==> flow/design.v <==
module float_adder(
    input   clk,
    input   rst,
    input   [31:0]  x,
    input   [31:0]  y,
    output  reg [31:0]  z,
    output  reg [1:0]   overflow, 
    output  reg done
);
    reg [24:0]  m_x, m_y, m_z;
    reg [7:0]   exp_x, exp_y, exp_z;
    reg [2:0]   state_now;
    reg sign_z;
    reg [31:0]  x_q, y_q;
    reg [24:0] out_x,out_y,mid_y,mid_x;
    reg [7:0] move_tot;
    reg [2:0] bigger;
    parameter start = 3'b000, zerocheck = 3'b001, equalcheck = 3'b010, addm = 3'b011, normal = 3'b100, over = 3'b110;
    always @(posedge clk) begin
        if(!rst)begin
            state_now <= start;
            done <= 1'b0;
        end
        else begin
        done <= 1'b0;
        case(state_now)
            start:
                begin
                    x_q <= x;
                    y_q <= y;
                    bigger <= 2'b00;
                    exp_x <= x[30:23];
                    exp_y <= y[30:23];
                    m_x <= {1'b0, 1'b1, x[22:0]};
                    m_y <= {1'b0, 1'b1, y[22:0]};
                    out_x <= 25'b0;
                    out_y <= 25'b0;
                    move_tot <= 8'b0;
                    mid_y<={24'b0,1'b1};
                    mid_x<={24'b0,1'b1};
                    if((x[30:23] == 8'd255 && x[22:0] != 0) || (y[30:23] == 8'd255 && y[22:0] != 0)) 
                        begin
                            overflow <= 2'b11;
                            state_now <= over;
                            sign_z <= 1'b1;
                            exp_z <= 8'b11111111;
                            m_z <= 23'b11111111111111111111111;
                        end
                    else if((x[30:23] == 8'd255 && x[22:0] == 0) || (y[30:23] == 8'd255 && y[22:0] == 0)) 
                        begin
                            overflow <= 2'b11;
                            state_now <= over;
                            sign_z <= 1'b0;
                            exp_z <= 8'b11111111;
                            m_z <= 23'b0;
                        end
                    else
                        begin
                            overflow <= 2'b00;
                            state_now <= zerocheck;
                        end
                end
            zerocheck:
                begin
                    if(m_x[22:0] == 23'b0 && exp_x == 8'b0)
                        begin
                            sign_z <= y_q[31];
                            exp_z <= exp_y;
                            m_z <= m_y;
                            state_now <= over;
                        end
                    else if(m_y[22:0] == 23'b0 && exp_y == 8'b0)
                        begin
                            sign_z <= x_q[31];
                            exp_z <= exp_x;
                            m_z <= m_x;
                            state_now <= over;
                        end
                    else
                        begin
                            state_now <= equalcheck;
                        end
                    if(m_x[22:0] != 23'b0 && exp_x == 8'b0)
                        begin
                            m_x <= {1'b0, 1'b0, x_q[22:0]};
                        end
                    if(m_y[22:0] != 23'b0 && exp_y == 8'b0)
                        begin
                            m_y <= {1'b0, 1'b0, y_q[22:0]};
                        end
                end
            equalcheck:
                begin
                    if(exp_x == exp_y)
                        begin
                            if(bigger == 2'b0)
                                begin
                                    state_now <= addm; 
                                end
                            else if(bigger == 2'b10)
                                begin
                                    if(out_y > mid_y)
                                        begin
                                            m_y <= m_y + 1'b1;
                                        end 
                                    else if(out_y < mid_y)
                                        begin
                                            m_y <= m_y;
                                        end
                                    else if(out_y == m_y)
                                        begin
                                            if(m_y[0] == 1)
                                                begin
                                                    m_y <= m_y + 1'b1;
                                                end
                                            else
                                                begin
                                                    m_y <= m_y;
                                                end
                                        end
                                    state_now <= addm;
                                end
                            else if(bigger == 2'b01)
                                begin
                                    if(out_x > mid_x)
                                        begin
                                            m_x <= m_x + 1'b1;
                                        end 
                                    else if(out_x < mid_x)
                                        begin
                                            m_x <= m_x;
                                        end
                                    else if(out_x == m_x)
                                        begin
                                            if(m_x[0] == 1)
                                                begin
                                                    m_x <= m_x + 1'b1;
                                                end
                                            else
                                                begin
                                                    m_x <= m_x;
                                                end
                                        end
                                    state_now <= addm;
                                end
                        end
                    else
                        begin
                            if(exp_x > exp_y)
                                begin
                                    bigger <= 2'b01;
                                    exp_y <= exp_y + 1'b1;
                                    m_y[23:0] <= {1'b0, m_y[23:1]};
                                    out_y[move_tot] <= m_y[0];
                                    mid_y <= {mid_y[23:0], mid_y[24]};
                                    move_tot <= move_tot + 1'b1;
                                    if(m_y == 24'b0) 
                                        begin
                                            sign_z <= x_q[31];
                                            exp_z <= exp_x;
                                            m_z <= m_x;
                                            state_now <= over;
                                        end
                                    else
                                        begin
                                            state_now <= equalcheck;
                                        end
                                end 
                            else
                                begin
                                    bigger <= 2'b10;
                                    exp_x <= exp_x + 1'b1;
                                    m_x[23:0] <= {1'b0, m_x[23:1]};
                                    out_x[move_tot] <= m_x[0];
                                    mid_x <= {mid_x[23:0], mid_x[24]};
                                    move_tot <= move_tot + 1'b1;
                                    if(m_x == 24'b0) 
                                        begin
                                            sign_z <= y_q[31];
                                            exp_z <= exp_y;
                                            m_z <= m_y;
                                            state_now <= over;
                                        end
                                    else
                                        begin
                                            state_now <= equalcheck;
                                        end
                                end
                        end
                end
            addm:
                begin
                    if(x_q[31] ^ y_q[31] == 1'b0)
                        begin
                            exp_z <= exp_x;
                            sign_z <= x_q[31];
                            m_z <= m_x + m_y;
                            state_now <= normal;
                        end 
                    else
                        begin
                            if(m_x > m_y)
                                begin
                                    exp_z <= exp_x;
                                    sign_z <= x_q[31];
                                    m_z <= m_x - m_y;
                                    state_now <= normal;
                                end
                            else if(m_x < m_y)
                                begin
                                    exp_z <= exp_y;
                                    sign_z <= y_q[31];
                                    m_z <= m_y - m_x;
                                    state_now <= normal;
                                end
                            else
                                begin
                                    sign_z <= 1'b0;
                                    exp_z <= 8'b0;
                                    m_z <= 23'b0;
                                    state_now <= over;
                                end
                        end
                end
            normal:
                begin
                    if(m_z[24] == 1'b1)
                        begin
                            if(m_z[0] == 1)
                                begin
                                    m_z <= m_z + 1'b1;
                                    m_z[0] <= 0;
                                    state_now <= normal;
                                end
                            else
                                begin
                                     m_z <= {1'b0, m_z[24:1]};
                                    exp_z <= exp_z + 1'b1;
                                    state_now <= over;
                                end
                        end 
                    else
                        begin
                            if(m_z[23] == 1'b0 && exp_z >= 1)
                                begin
                                    m_z <= {m_z[23:0], 1'b0};
                                    exp_z <= exp_z - 1'b1;
                                    state_now <= normal;
                                end 
                            else
                                begin
                                    state_now <= over;
                                end
                        end
                end
            over:
                begin
                    z <= {sign_z, exp_z[7:0], m_z[22:0]};
                    done <= 1'b1;
                    if(overflow)
                        begin
                            overflow <= overflow;
                            state_now <= start;
                        end
                    else if(exp_z == 8'd255)
                        begin
                            overflow <= 2'b01;
                            state_now <= start;
                        end
                    else if(exp_z == 8'd0 && m_z[22:0] != 23'b0)
                        begin
                            overflow <= 2'b10;
                            state_now <= start;
                        end
                    else
                        begin
                            overflow <= 2'b0;
                            state_now <= start;
                        end
                end
            default:
                begin
                    state_now <= start;
                end
        endcase    
        end
    end
endmodule
## Step by step through the tools: float_adder

Tool output for the design above before and after an edit, in the order of the flow.
Lines under "before" count in the file above, lines under "after" in the edited file.
"difference": "after" minus "before" as printed here.
Operators carry their Yosys type and port widths (W data, S select, Z words).
The mark n/a stands for no value.

- Design top: float_adder
- Clock input: clk
- Cell library: sky130hd
- Timing corner: tt_025C_1v80

## The edit

Unified diff, file above to edited file.
A script made this edit. It changes what the design does and was not meant as an optimisation.

```diff
@@ -189,38 +189,4 @@
                         end
                 end
-            addm:
-                begin
-                    if(x_q[31] ^ y_q[31] == 1'b0)
-                        begin
-                            exp_z <= exp_x;
-                            sign_z <= x_q[31];
-                            m_z <= m_x + m_y;
-                            state_now <= normal;
-                        end 
-                    else
-                        begin
-                            if(m_x > m_y)
-                                begin
-                                    exp_z <= exp_x;
-                                    sign_z <= x_q[31];
-                                    m_z <= m_x - m_y;
-                                    state_now <= normal;
-                                end
-                            else if(m_x < m_y)
-                                begin
-                                    exp_z <= exp_y;
-                                    sign_z <= y_q[31];
-                                    m_z <= m_y - m_x;
-                                    state_now <= normal;
-                                end
-                            else
-                                begin
-                                    sign_z <= 1'b0;
-                                    exp_z <= 8'b0;
-                                    m_z <= 23'b0;
-                                    state_now <= over;
-                                end
-                        end
-                end
             normal:
                 begin
```

## After elaboration

Yosys after proc, flatten, opt, wreduce and memory -nomap, before mapping. Memory bits, and registers merged into a memory's read port (data or address), are not among the register bits. Print and check cells are not counted. Equal cells are merged and count once.

Cells by class:

| item | before | after | difference |
|---|---|---|---|
| muxes and demuxes | 143 | 128 | -15 |
| magnitude comparators | 8 | 6 | -2 |
| bitwise gates (word level) | 8 | 6 | -2 |
| reduce/logical cells | 50 | 49 | -1 |
| equal/unequal tests | 49 | 48 | -1 |
| $add $sub $neg | 12 | 9 | -3 |
| shift-type cells | 3 | 3 | 0 |
| div/mod/pow operators | 0 | 0 | 0 |
| multipliers | 0 | 0 | 0 |

Operators with widths:

| cell | before | after | difference |
|---|---|---|---|
| $mux W1 | 41 | 35 | -6 |
| $mux W24 | 33 | 30 | -3 |
| $mux W8 | 19 | 16 | -3 |
| $mux W2 | 12 | 9 | -3 |
| $sub A25 B25 Y25 | 2 | 0 | -2 |
| $eq A3 B2 Y1 const B | 3 | 2 | -1 |
| $gt A25 B25 Y1 | 3 | 2 | -1 |
| $lt A25 B25 Y1 | 3 | 2 | -1 |
| $not A1 Y1 | 2 | 1 | -1 |
| $pmux W1 S3 | 2 | 3 | +1 |
| $add A25 B25 Y25 | 1 | 0 | -1 |
| $pmux W1 S5 | 1 | 0 | -1 |
| $pmux W24 S5 | 1 | 0 | -1 |
| $pmux W3 S5 | 1 | 0 | -1 |
| $pmux W8 S5 | 1 | 0 | -1 |
| $reduce_bool A5 Y1 | 1 | 0 | -1 |
| $xor A1 B1 Y1 | 1 | 0 | -1 |
| $pmux W24 S4 | 0 | 1 | +1 |
| $pmux W3 S4 | 0 | 1 | +1 |
| $pmux W8 S4 | 0 | 1 | +1 |

Unchanged operator kinds not shown: 45.

Bit counts:

| item | before | after | difference |
|---|---|---|---|
| memory bits (read-only) | 0 | 0 | 0 |
| word-level cells | 297 | 273 | -24 |
| output and inout port bits | 35 | 35 | 0 |
| clocked read ports x word width | 0 | 0 | 0 |
| latch bits | 0 | 0 | 0 |
| bits in registers | 313 | 313 | 0 |
| bits of input ports | 66 | 66 | 0 |
| RAM bits | 0 | 0 | 0 |
| memories | 0 | 0 | 0 |

## Depth

Longest topological path by Yosys (ltp), each cell counted once; first at word level (registers and memories cut), then after technology mapping (sequential cells cut; the memories' decode and read muxes count).

Logic depth:

| item | before | after | difference |
|---|---|---|---|
| depth after elaboration | 10 | 10 | 0 |
| ABC_AREA | 0 | 0 | n/a |
| depth in mapped cells | 14 | 11 | -3 |

## After synthesis

Yosys stat after the flow's synthesis: flattened, memories mapped to cells. It holds for the ABC_AREA given above (unset counts as 0); a run with the other value may have another netlist.

Cells by type:

| cell | before | after | difference |
|---|---|---|---|
| sky130_fd_sc_hd__nor2_1 | 261 | 80 | -181 |
| sky130_fd_sc_hd__a21oi_1 | 166 | 87 | -79 |
| sky130_fd_sc_hd__ha_1 | 147 | 74 | -73 |
| sky130_fd_sc_hd__inv_1 | 148 | 86 | -62 |
| sky130_fd_sc_hd__xnor2_1 | 129 | 70 | -59 |
| sky130_fd_sc_hd__and2_1 | 19 | 73 | +54 |
| sky130_fd_sc_hd__o21ai_0 | 107 | 56 | -51 |
| sky130_fd_sc_hd__nand2_1 | 136 | 172 | +36 |
| sky130_fd_sc_hd__clkbuf_1 | 131 | 95 | -36 |
| sky130_fd_sc_hd__nor3_1 | 53 | 23 | -30 |
| sky130_fd_sc_hd__a21o_1 | 39 | 11 | -28 |
| sky130_fd_sc_hd__xor2_1 | 44 | 70 | +26 |
| sky130_fd_sc_hd__o221ai_1 | 26 | 1 | -25 |
| sky130_fd_sc_hd__nand3_1 | 81 | 57 | -24 |
| sky130_fd_sc_hd__o22a_1 | 0 | 17 | +17 |
| sky130_fd_sc_hd__o21bai_1 | 19 | 3 | -16 |
| sky130_fd_sc_hd__nand4_1 | 52 | 37 | -15 |
| sky130_fd_sc_hd__mux2i_1 | 33 | 48 | +15 |

Unchanged cell types not shown: 10.
The list need not be complete.

Mapped netlist:

| item | before | after | difference |
|---|---|---|---|
| flip-flop cells | 300 | 300 | 0 |
| chip area (Yosys) (mm^2) | 0.0216708 | 0.0179322 | -0.0037386 |
| buffer cells | 145 | 124 | -21 |
| cell count | 2328 | 1714 | -614 |
| sequential part of the area (mm^2) | 0.0089085 | 0.0089085 | 0.0000000 |

## Timing after synthesis

OpenSTA on the mapped netlist: ideal clock, no wires. The path of least setup slack (recovery checks aside). Input and output delay are each 20% of the period. Register names are those of the netlist, which keeps one name where synthesis merged equal registers.

Timing path post-synthesis:

| item | before | after | difference |
|---|---|---|---|
| path kind | reg2reg | reg2reg | n/a |
| start | register exp_x[5] | register m_x[0] | n/a |
| end | register exp_y[0] | register m_z[0] | n/a |
| path delay (ns) | 6.280 | 4.625 | -1.655 |
| required time (ns) | 4.437 | 4.534 | +0.097 |
| path buffers | 0 | 1 | +1 |
| path slack (ns) | -1.280 | 0.375 | +1.655 |
| period (ns) | 5.0 | 5.0 | 0.0 |
| library setup time (ns) | 0.563 | 0.466 | -0.097 |
| driving pins on the path | 7 | 11 | +4 |
| arrival (ns) | 5.717 | 4.159 | -1.558 |
| synthesis period reached (ns) | 6.28 | 4.625 | -1.655 |

"path delay" is the arrival time less input delay plus setup time.
"driving pins on the path" counts driving pins, that of a launching flip-flop among them; a cell with two outputs on the path counts twice.
"synthesis period reached" = period - worst setup slack (recovery checks aside). The figure is calculated, with input and output delays left at 20% of the set period.
Between the ends stands the longest chain of elaborated cells between them, by number of cells; it is not shown to be the way that was timed. Of several equally long chains one is given.
A line is the first line of the expression or statement that the cell stems from. Yosys adds cells for indexed reads and writes and turns some case tables into memories.
At most two assigning lines are given for a register; there are more.
before: The path ends at the enable pin of a flip-flop; only ways to that pin are counted.

On the way, post-synthesis, before:
- Cell sequence: sky130_fd_sc_hd__edfxtp_1 -> sky130_fd_sc_hd__ha_1 -> sky130_fd_sc_hd__nand4_1 -> sky130_fd_sc_hd__nor2_1 -> sky130_fd_sc_hd__nor2_1 -> sky130_fd_sc_hd__nand2b_1 -> sky130_fd_sc_hd__a21boi_0
- Length of the longest elaborated chain: 3
- Elaborated cells between the ends (all ways): 5
- RTL lines with such cells: 2
- Classes of those cells: 1 x compare; 3 x eq/ne; 1 x reduce/logical

Ends and longest elaborated chain, post-synthesis, before:

| item | line | source |
|---|---|---|
| start, declared | 11 | `reg [7:0]   exp_x, exp_y, exp_z;` |
| start, assigned | 32 | `exp_x <= x[30:23];` |
| start, assigned | 172 | `exp_x <= exp_x + 1'b1;` |
| $gt A8 B8 Y1 | 149 | `if(exp_x > exp_y)` |
| $ne A2 B2 Y1 | n/a |  |
| $reduce_and A4 Y1 | n/a |  |
| end, assigned | 33 | `exp_y <= y[30:23];` |
| end, assigned | 152 | `exp_y <= exp_y + 1'b1;` |
| end, declared | 11 |  |

after: The path ends at the enable pin of a flip-flop; only ways to that pin are counted.

On the way, post-synthesis, after:
- Cell sequence: sky130_fd_sc_hd__edfxtp_1 -> sky130_fd_sc_hd__buf_2 -> sky130_fd_sc_hd__inv_1 -> sky130_fd_sc_hd__ha_1 -> sky130_fd_sc_hd__nor4b_1 -> sky130_fd_sc_hd__nand4_1 -> sky130_fd_sc_hd__nor3_2 -> sky130_fd_sc_hd__a21oi_1 -> sky130_fd_sc_hd__and2_1 -> sky130_fd_sc_hd__a21o_1 -> sky130_fd_sc_hd__nor4_1
- Length of the longest elaborated chain: 4
- Elaborated cells between the ends (all ways): 6
- RTL lines with such cells: 2
- Classes of those cells: 2 x eq/ne; 4 x reduce/logical

Ends and longest elaborated chain, post-synthesis, after:

| item | line | source |
|---|---|---|
| start, declared | 10 | `reg [24:0]  m_x, m_y, m_z;` |
| start, assigned | 34 | `m_x <= {1'b0, 1'b1, x[22:0]};` |
| start, assigned | 85 | `m_x <= {1'b0, 1'b0, x_q[22:0]};` |
| $logic_not A23 Y1 | 65 | `if(m_x[22:0] == 23'b0 && exp_x == 8'b0)` |
| $logic_and A1 B1 Y1 | 65 |  |
| $ne A3 B3 Y1 | n/a |  |
| $reduce_and A8 Y1 | n/a |  |
| end, assigned | 69 | `m_z <= m_y;` |
| end, assigned | 76 | `m_z <= m_x;` |
| end, declared | 10 |  |

## Timing after layout

From the final timing report of the runs of set A: the path of least setup slack in the routed layout; clock arrival at registers is part of the times.

Timing path after layout:

| item | before | after | difference |
|---|---|---|---|
| path kind | reg2reg | reg2reg | n/a |
| start | register m_y[8] | register move_tot[0] | n/a |
| end | register m_z[12] | register out_x[0] | n/a |
| driving pins on the path | 13 | 7 | -6 |
| arrival (ns) | 4.19 | 3.60 | -0.59 |
| path buffers | 1 | 0 | -1 |
| path slack (ns) | 0.42 | 1.03 | +0.61 |
| library setup time (ns) | 0.28 | 0.24 | -0.04 |
| period (ns) | 4.33 | 4.33 | 0.00 |
| required time (ns) | 4.61 | 4.63 | +0.02 |

Between the ends stands the longest chain of elaborated cells between them, by number of cells; it is not shown to be the way that was timed. Of several equally long chains one is given.
At most two assigning lines are given for a register; there are more.
before: The path ends at the data pin of a flip-flop with enable; ways to the enable are not counted.

On the way, after layout, before:
- Cell sequence: sky130_fd_sc_hd__edfxtp_1 -> sky130_fd_sc_hd__inv_1 -> sky130_fd_sc_hd__ha_1 -> sky130_fd_sc_hd__a21oi_2 -> sky130_fd_sc_hd__o31ai_1 -> sky130_fd_sc_hd__or4b_1 -> sky130_fd_sc_hd__a21o_1 -> sky130_fd_sc_hd__o31ai_4 -> sky130_fd_sc_hd__nand2_4 -> sky130_fd_sc_hd__and3_1 -> sky130_fd_sc_hd__o311ai_0 -> sky130_fd_sc_hd__buf_4 -> sky130_fd_sc_hd__o211ai_1
- Length of the longest elaborated chain: 5
- Elaborated cells between the ends (all ways): 17
- RTL lines with such cells: 12
- Classes of those cells: 3 x add/sub; 2 x compare; 9 x mux; 3 x reduce/logical

Ends and longest elaborated chain, after layout, before:

| item | line | source |
|---|---|---|
| start, declared | 10 | `reg [24:0]  m_x, m_y, m_z;` |
| start, assigned | 35 | `m_y <= {1'b0, 1'b1, y[22:0]};` |
| start, assigned | 89 | `m_y <= {1'b0, 1'b0, y_q[22:0]};` |
| $sub A25 B25 Y25 | 213 | `m_z <= m_y - m_x;` |
| $mux W24 | 209 | `else if(m_x < m_y)` |
| $mux W24 | 202 | `if(m_x > m_y)` |
| $mux W24 | 193 | `if(x_q[31] ^ y_q[31] == 1'b0)` |
| $pmux W24 S5 | 26 | `case(state_now)` |
| end, assigned | 69 | `m_z <= m_y;` |
| end, assigned | 76 | `m_z <= m_x;` |
| end, declared | 10 |  |

On the way, after layout, after:
- Cell sequence: sky130_fd_sc_hd__edfxtp_1 -> sky130_fd_sc_hd__inv_1 -> sky130_fd_sc_hd__ha_1 -> sky130_fd_sc_hd__or3_1 -> sky130_fd_sc_hd__nor4bb_1 -> sky130_fd_sc_hd__o21ai_0 -> sky130_fd_sc_hd__and2_1
- Length of the longest elaborated chain: 8
- Elaborated cells between the ends (all ways): 9
- Classes of those cells: 1 x add/sub; 2 x shift; 3 x mux; 3 x logic

Ends and longest elaborated chain, after layout, after:

| item | line | source |
|---|---|---|
| start, declared | 16 | `reg [7:0] move_tot;` |
| start, assigned | 156 | `move_tot <= move_tot + 1'b1;` |
| start, assigned | 176 | `move_tot <= move_tot + 1'b1;` |
| $neg A8 Y9 | 174 | `out_x[move_tot] <= m_x[0];` |
| $shift A1 B9 Y25 | 174 |  |
| $not A25 Y25 | 174 |  |
| $and A25 B25 Y25 | 174 |  |
| $or A25 B25 Y25 | 174 |  |
| $mux W25 | 149 | `if(exp_x > exp_y)` |
| $mux W25 | 94 | `if(exp_x == exp_y)` |
| $pmux W25 S2 | 26 | `case(state_now)` |
| end, assigned | 36 | `out_x <= 25'b0;` |
| end, assigned | 174 |  |
| end, declared | 15 | `reg [24:0] out_x,out_y,mid_y,mid_x;` |

## Flow runs

Both versions went through the flow (Yosys, OpenROAD) with the same settings in each pair. Constraints: input delay and output delay 20% of the set period each, output load 0.01 pF.

Flow settings, set A:
- CORE_UTILIZATION: 40
- period_ns: 4.33
- CAP_MARGIN: 20
- CORE_MARGIN: 2
- SLEW_MARGIN: 20

Final reports, set A:

| item | before | after | difference |
|---|---|---|---|
| clock period reached (ns) | 3.907 | 3.296 | -0.611 |
| area of the synthesized netlist (mm^2) | 0.0216708 | 0.0179322 | -0.0037386 |
| lowest hold slack (ns) | 0.466 | 0.421 | -0.045 |
| full die area (mm^2) | 0.0560553 | 0.0465394 | -0.0095159 |
| total power of the final layout (uW) | 8815 | 7628 | -1187 |
| final utilization (%) | 47.1 | 46.7 | -0.4 |
| setup slack of the critical path (ns) | 0.423 | 1.034 | +0.611 |
| post-route setup TNS (ns) | 0.000 | 0.000 | 0.000 |
| std-cell area (final layout) (mm^2) | 0.0253055 | 0.0206673 | -0.0046382 |

Flow settings, set B:
- CAP_MARGIN: 35
- CORE_MARGIN: 4
- CORE_UTILIZATION: 16
- GPL_TIMING_DRIVEN: 1
- TNS_END_PERCENT: 25
- period_ns: 2.42
- SLEW_MARGIN: 20

Final reports, set B:

| item | before | after | difference |
|---|---|---|---|
| clock period reached (ns) | 3.344 | 2.819 | -0.525 |
| area of the synthesized netlist (mm^2) | 0.0216708 | 0.0179322 | -0.0037386 |
| lowest hold slack (ns) | 0.480 | 0.435 | -0.045 |
| full die area (mm^2) | 0.141395 | 0.117495 | -0.023900 |
| total power of the final layout (uW) | 18418 | 14885 | -3533 |
| final utilization (%) | 25.6 | 23.3 | -2.3 |
| setup slack of the critical path (ns) | -0.924 | -0.399 | +0.525 |
| post-route setup TNS (ns) | -97.419 | -38.995 | +58.424 |
| std-cell area (final layout) (mm^2) | 0.0342691 | 0.0258047 | -0.0084644 |

"clock period reached" = clock period - worst setup slack. The figure is calculated, with input and output delays left at 20% of the set period.
By "total power of the final layout" is meant OpenSTA's value without simulated activity: inputs other than the clock are taken to toggle once in ten clock periods, and the tool carries that through the logic.
